==> flow/design.v <==
module cla32(input [31:0]a, input [31:0]b,output [32:0]out);
wire [1:0]w[0:32], L1[0:31], L2[0:31], L3[0:31], L4[0:31],L5[0:31];
wire L6[31:0];
genvar q;
generate    for(q=0; q<=31; q=q+1) begin
                  current_status s(.a(a[q]),.b(b[q]),.t(w[q+1]));
            end
endgenerate
assign w[0] = 0;
generate    for(q=0;q<=30;q=q+1) begin
                  look_ahead l(.s(w[31-q]),.f(w[30-q]),.o(L1[q]));
            end
endgenerate
assign L1[31] = w[0];
generate    for(q=0;q<=29;q=q+1) begin
                  look_ahead l(.s(L1[q]),.f(L1[q+2]),.o(L2[q]));
            end
endgenerate
assign L2[30] = L1[30];
assign L2[31] = L1[31];
generate    for(q=0;q<=27;q=q+1) begin
                  look_ahead l(.s(L2[q]),.f(L2[q+4]),.o(L3[q]));
            end
endgenerate
assign {L3[28], L3[29], L3[30], L3[31]} = {L2[28], L2[29], L2[30], L2[31]};
generate    for(q=0;q<=23;q=q+1) begin
                  look_ahead l(.s(L3[q]),.f(L3[q+8]),.o(L4[q]));
            end
endgenerate
generate    for(q=24;q<=31;q=q+1) begin
                  assign L4[q] = L3[q];
            end
endgenerate
generate    for(q=0;q<=15;q=q+1) begin
                  look_ahead l(.s(L4[q]),.f(L4[q+16]),.o(L5[q]));
            end
endgenerate
generate    for(q=16;q<=31;q=q+1) begin
                  assign L5[q] = L4[q];
            end
endgenerate
generate    for(q=0;q<=31;q=q+1) begin
                  assign L6[q] = a[q] ^ b[q] ^ L5[31-q][0];
            end
endgenerate
generate    for(q=0;q<=31;q=q+1) begin
                  assign out[q] = L6[q];
            end
            assign out[32] = w[0];
endgenerate
endmodule
module current_status(input a,input b,output [1:0]t);
      assign {t[0],t[1]} = {a || b , a && b};
endmodule
module look_ahead(input [1:0]s, input [1:0]f,output [1:0]o);
      assign o[1] = (s[1] & s[0] & !f[1]) | (s[0] & f[1] & f[0]);
      assign o[0] = (s[1] & s[0] & !f[1] & !f[0]) | (f[0] & s[0]);
endmodule
module wallace_mul(input [15:0] a, input [15:0] b, output [32:0] out, input clk);
wire [30:0] m[0:15];
reg [30:0] m15_1,m15_2,m15_3;
reg [30:0] u[14:0];
reg [31:0] v[14:0];
reg [31:0] v10_1,v12_2,v12_1;
reg [31:0] temp;
reg [31:0] temp_v;
genvar q,k,i,j;
assign m[0] = b[0] == 0 ? 31'b0 : {15'b0,a};
assign m[1] = b[1] == 0 ? 31'b0 : {14'b0,a,1'b0};
assign m[2] = b[2] == 0 ? 31'b0 : {13'b0,a,2'b0};
assign m[3] = b[3] == 0 ? 31'b0 : {12'b0,a,3'b0};
assign m[4] = b[4] == 0 ? 31'b0 : {11'b0,a,4'b0};
assign m[5] = b[5] == 0 ? 31'b0 : {10'b0,a,5'b0};
assign m[6] = b[6] == 0 ? 31'b0 : {9'b0,a,6'b0};
assign m[7] = b[7] == 0 ? 31'b0 : {8'b0,a,7'b0};
assign m[8] = b[8] == 0 ? 31'b0 : {7'b0,a,8'b0};
assign m[9] = b[9] == 0 ? 31'b0 : {6'b0,a,9'b0};
assign m[10] = b[10] == 0 ? 31'b0 : {5'b0,a,10'b0};
assign m[11] = b[11] == 0 ? 31'b0 : {4'b0,a,11'b0};
assign m[12] = b[12] == 0 ? 31'b0 : {3'b0,a,12'b0};
assign m[13] = b[13] == 0 ? 31'b0 : {2'b0,a,13'b0};
assign m[14] = b[14] == 0 ? 31'b0 : {1'b0,a,14'b0};
assign m[15] = b[15] == 0 ? 31'b0 : {a,15'b0};
generate    for(q=0; q<=14; q=q+1) begin
                  always @ ( posedge clk )
                        v[q][0] <= 0;
            end
endgenerate
generate    for(k=0; k<=12; k=k+3) begin
                  for(q=0; q<=30; q=q+1) begin
                  always @ ( posedge clk ) begin
                        u[k][q] <= m[k][q] ^ m[k+1][q] ^ m[k+2][q];
                        v[k][q+1] <= m[k][q] && m[k+1][q] || m[k+2][q] && ( m[k][q] || m[k+1][q] );
                  end
                  end
            end
            always @ ( posedge clk )
                  m15_1 <= m[15];
            for(q=0; q<=30; q=q+1) begin
            always @ ( posedge clk ) begin
                        u[1][q] <= u[0][q] ^ v[0][q] ^ u[3][q];
                        v[1][q+1] <= u[0][q] && v[0][q] || u[3][q] && ( u[0][q] || v[0][q] );
            end
            end
            for(q=0; q<=30; q=q+1) begin
            always @ ( posedge clk ) begin
                        u[2][q] <= u[6][q] ^ v[6][q] ^ v[3][q];
                        v[2][q+1] <= u[6][q] && v[6][q] || v[3][q] && ( u[6][q] || v[6][q] );
            end
            end
            for(q=0; q<=30; q=q+1) begin
            always @ ( posedge clk ) begin
                  u[4][q] <= u[9][q] ^ v[9][q] ^ u[12][q];
                  v[4][q+1] <= u[9][q] && v[9][q] || u[12][q] && ( u[9][q] || v[9][q] );
            end
            end
            always @ ( posedge clk ) begin
                  m15_2 <= m15_1;
                  v12_1 <= v[12];
            end
            for(q=0; q<=30; q=q+1) begin
            always @ ( posedge clk ) begin
                  u[5][q] <= u[1][q] ^ v[1][q] ^ u[2][q];
                  v[5][q+1] <= u[1][q] && v[1][q] || u[2][q] && ( u[1][q] || v[1][q] );
            end
            end
            for(q=0; q<=30; q=q+1) begin
            always @ ( posedge clk ) begin
                  u[7][q] <= u[4][q] ^ v[4][q] ^ v[2][q];
                  v[7][q+1] <= u[4][q] && v[4][q] || v[2][q] && ( u[4][q] || v[4][q] );
            end
            end
            always @ ( posedge clk ) begin
                  m15_3 <= m15_2;
                  v12_2 <= v12_1;
            end
            for(q=0; q<=30; q=q+1) begin
            always @ ( posedge clk ) begin
                  u[8][q] <= u[5][q] ^ v[5][q] ^ u[7][q];
                  v[8][q+1] <= u[5][q] && v[5][q] || u[7][q] && ( u[5][q] || v[5][q] );
            end
            end
            for(q=0; q<=30; q=q+1) begin
            always @ ( posedge clk ) begin
                  u[10][q] <= m15_3[q] ^ v12_2[q] ^ v[7][q];
                  v[10][q+1] <= m15_3[q] && v12_2[q] || v[7][q] && ( m15_3[q] || v12_2[q] );
            end
            end
            for(q=0; q<=30; q=q+1) begin
            always @ ( posedge clk ) begin
                  u[11][q] <= u[8][q] ^ v[8][q] ^ u[10][q];
                  v[11][q+1] <= u[8][q] && v[8][q] || u[10][q] && ( u[8][q] || v[8][q] );
            end
            end
            always @ ( posedge clk )
                  v10_1 <= v[10];
            for(q=0; q<=30; q=q+1) begin
            always @ ( posedge clk ) begin
                  u[13][q] <= u[11][q] ^ v[11][q] ^ v10_1[q];
                  v[13][q+1] <= u[11][q] && v[11][q] || v10_1[q] && ( u[11][q] || v[11][q] );
            end
            end
endgenerate
always @ ( posedge clk ) begin
      temp <= {1'b0,u[13]};
      temp_v <= v[13];
end
cla32 object(.a(temp),.b(temp_v),.out(out));
endmodule
# Tool chain data of wallace_mul
# What the tools print for wallace_mul, step after step.
# Line numbers count from 1 in the design file above.
# Operators carry their Yosys type and port widths (W data, S select, Z words).
# Cell names lack the library's common part.
# A cell with n/a has no value.
# inputs
design	wallace_mul
clock_port	clk
lib	sky130hd
lib_corner	tt_025C_1v80

# After elaboration
# Counts by Yosys on the flattened word-level netlist (proc, flatten, opt, wreduce). Print and check cells are left out.
# bits
output_inout_bits	33
reg_bits	1094
inputBits	33
# classes
logic	1797
n_reduce_logical	1913
n_mux	15
# ops
op	n
$xor A1 B1 Y1	830
$logic_or A1 B1 Y1	807
$logic_and A1 B1 Y1	785
$and A1 B1 Y1	670
$or A1 B1 Y1	217
$logic_not A1 Y1	211
$xor A1 B1 Y1 const AB	40
$xor A1 B1 Y1 const B	35
$logic_and A1 B1 Y1 const A	35
$logic_and A1 B1 Y1 const AB	35
$logic_or A1 B1 Y1 const AB	35
$mux W30	1
$mux W29	1
$mux W28	1
$mux W27	1
$mux W26	1
$mux W25	1
$mux W24	1
$mux W23	1
$mux W22	1
$mux W21	1
$mux W20	1
$mux W19	1
$mux W18	1
$mux W17	1
$mux W16	1
$xor A1 B1 Y1 const A	5
$logic_or A1 B1 Y1 const A	5

# Longest topological paths
# Longest topological path by Yosys (ltp), each cell counted once; first at word level (registers and memories cut), then after technology mapping (sequential cells cut; the memories' decode and read muxes count).
# depth
ltp_word	22
abc_area	0
ltp_mapped	11
ltp_nobuf	9

# After synthesis
# Source: synth_stat.txt of the flow (Yosys; design flattened, memories mapped). It holds for the ABC_AREA given above (unset counts as 0); a run with the other value may have another netlist.
# Totals and module areas in this step are rounded.
# mapped
buf_cells	71
sequential_area_um2	14300
stdcells	1714
ff_cells	716
yosys_area_um2	24000
# by_type
cell	n
dfxtp_1	716
fa_1	200
and2_1	261
ha_1	112
buf_4	33
inv_1	55
nand2b_1	29
a21oi_1	28
nor2b_1	22
clkbuf_1	35
nor2_1	35
xnor2_1	14
o21ai_0	16
xor2_1	9
a21o_1	9
a221oi_1	7
a211oi_1	8
mux2i_1	6
# Not listed: further types 51, cells in them 119.
# By module: a second synthesis without flattening, with its own total; a netlist apart from the flattened one above.
# unflattened
hier_cells	1902
area_unflattened_um2	26200
# Rows give one instance, submodules left out.
# modules
module	mod_area_um2	cells	seq_area_um2	n_inst
wallace_mul	20900	1258	14300	1
look_ahead	30.0	4	0.0	129
cla32	997	66	0.0	1
current_status	13.8	2	0.0	31

# Worst setup path after synthesis
# OpenSTA on the mapped netlist: ideal clock, no wires. The path of least setup slack (recovery checks aside). Input and output delay are each 20% of the period. Register names are those of the netlist, which keeps one name where synthesis merged equal registers.
# synth_path
path_kind	flip-flop to output port
startpoint	register temp[11]
endpoint	output out[25]
path_delay_ns	2.177
period_ns	4.4
n_path_buf	2
driving_pins	12
t_required_ns	3.520
t_first_pin_ns	0.000
arrival_ns	2.177
output_delay_ns	0.880
path_slack_ns	1.343
synth_period_reached_ns	3.057
# "path_delay_ns" = arrival - input delay + setup time.
# A path that ends at an output port has no setup time.
# "driving_pins" counts driving pins, that of a launching flip-flop among them; a cell with two outputs on the path counts twice.
# "synth_period_reached_ns" is the clock period less the worst setup slack; recovery checks do not enter. This is arithmetic on one report: input and output delays are still those of the set period (20% each).
# Between the ends stands the longest chain of elaborated cells between them, by number of cells; it is not shown to be the way that was timed. Of several equally long chains one is given.
# A line is the first line of the expression or statement that the cell stems from. Yosys adds cells for indexed reads and writes and turns some case tables into memories.
# synth_via
cell_sequence	dfxtp_1 > inv_1 > ha_1 > buf_6 > or2_0 > a221o_1 > a221oi_4 > nor2_1 > a311oi_1 > o21ai_1 > xnor2_1 > buf_4
elab_chain_len	20
# synth_lines
item	line_no	source
start, assigned	165	temp <= {1'b0,u[13]};
$logic_and A1 B1 Y1	53	assign {t[0],t[1]} = {a || b , a && b};
$logic_not A1 Y1	57	assign o[0] = (s[1] & s[0] & !f[1] & !f[0]) | (f[0] & s[0]);
$and A1 B1 Y1 (2 in a row)	57
$or A1 B1 Y1	57
$and A1 B1 Y1 (2 in a row)	56	assign o[1] = (s[1] & s[0] & !f[1]) | (s[0] & f[1] & f[0]);
$or A1 B1 Y1	56
$logic_not A1 Y1	56
$and A1 B1 Y1	56
$or A1 B1 Y1	56
$logic_not A1 Y1	57
$and A1 B1 Y1 (2 in a row)	57
$or A1 B1 Y1	57
$and A1 B1 Y1 (3 in a row)	57
$or A1 B1 Y1	57
$xor A1 B1 Y1	43	assign L6[q] = a[q] ^ b[q] ^ L5[31-q][0];
end, declared	59	module wallace_mul(input [15:0] a, input [15:0] b, output [32:0] out, input clk);
# Nets of the timed path that keep an RTL name, with a line that drives or declares them; the list need not be complete.
# synth_nets
signal	line_no
object.L6[25][0]	43

# Path in the finished layout
# Path of least setup slack in the final report of job 1 (OpenROAD, finished layout, wires in). Where an end is a register, its clock arrival counts in the times.
# layout_path
path_kind	flip-flop to output port
startpoint	register temp[12]
endpoint	output out[17]
n_path_buf	5
path_slack_ns	1.32
arrival_ns	3.01
output_delay_ns	1.08
period_ns	5.41
t_required_ns	4.33
driving_pins	14
t_first_pin_ns	0.57
# Between the ends stands the longest chain of elaborated cells between them, by number of cells; it is not shown to be the way that was timed. Of several equally long chains one is given.
# layout_via
cell_sequence	dfxtp_1 > inv_1 > ha_2 > or2_1 > a221o_1 > a221oi_4 > buf_6 > o22ai_4 > nor2_2 > buf_4 > buf_6 > xor2_1 > buf_4 > buf_6
elab_chain_len	18
# layout_lines
item	line_no	source
start, assigned	165	temp <= {1'b0,u[13]};
$logic_and A1 B1 Y1	53	assign {t[0],t[1]} = {a || b , a && b};
$and A1 B1 Y1 (3 in a row)	57	assign o[0] = (s[1] & s[0] & !f[1] & !f[0]) | (f[0] & s[0]);
$or A1 B1 Y1	57
$and A1 B1 Y1 (2 in a row)	56	assign o[1] = (s[1] & s[0] & !f[1]) | (s[0] & f[1] & f[0]);
$or A1 B1 Y1	56
$logic_not A1 Y1	57
$and A1 B1 Y1 (2 in a row)	57
$or A1 B1 Y1	57
$and A1 B1 Y1 (3 in a row)	57
$or A1 B1 Y1	57
$and A1 B1 Y1	57
$xor A1 B1 Y1	43	assign L6[q] = a[q] ^ b[q] ^ L5[31-q][0];
end, declared	59	module wallace_mul(input [15:0] a, input [15:0] b, output [32:0] out, input clk);
# Nets of the timed path that keep an RTL name, with a line that drives or declares them; the list need not be complete.
# layout_nets
signal	line_no
object.L6[17][0]	43

# Flow measurements of wallace_mul on sky130hd: 5 stored runs with different settings, listed in no order. Input and output delays are each 20% of the period that was set; the output load is 0.01 pF.
# "achieved_clock_period_ns": clock period set for the run, less the worst setup slack. It is reckoned from that one timing run; input and output delays stay at 20% of the period that was set.
# "power_total_uw" rests on the timing tool's default activity at the inputs, not on a simulated workload.
# Results are given in rounded form.
# Settings: - = not set for that run.
item,job 1,job 2,job 3,job 4,job 5
CORE_UTILIZATION,46,67,17,40,17
CTS_CLUSTER_DIAMETER,54,-,-,-,35
GPL_TIMING_DRIVEN,0,-,-,-,-
MAX_ROUTING_LAYER,met5,-,met4,-,met4
PLACE_DENSITY_LB_ADDON,0.02,-,-,-,-
SETUP_SLACK_MARGIN,1.54,-,-,-,0.29
period_ns,5.41,4.38,4.4,4.4,4.4
CAP_MARGIN,20,15,35,20,0
CORE_MARGIN,2,10,2,2,3
SLEW_MARGIN,20,35,40,20,30
CELL_PAD_IN_SITES_DETAIL_PLACEMENT,-,0,-,-,-
GPL_ROUTABILITY_DRIVEN,-,0,0,-,0
MIN_ROUTING_LAYER,-,met1,-,-,-
ABC_AREA,-,-,0,-,1
PLACE_DENSITY,-,-,0.47,0.6,0.47
CTS_CLUSTER_SIZE,-,-,-,-,93
HOLD_SLACK_MARGIN,-,-,-,-,-0.01
TNS_END_PERCENT,-,-,-,-,70
final_util_pct,56.5,76.5,20.9,46.7,21.0
fin_tns_ns,0.000,0.000,0.000,0.000,0.000
cell_area_final_um2,29000,27100,29200,27600,30200
fin_hold_ws_ns,0.321,0.317,0.312,0.312,0.309
design.die.area_um2,53900,43700,144000,61900,150000
power_total_uw,16800,18900,19500,19000,19800
achieved_clock_period_ns,4.091,4.247,4.215,4.294,3.965
yosys_chip_area_um2,24000,24000,24000,24000,24800
worst_setup_slack_ns,1.32,0.133,0.185,0.106,0.435
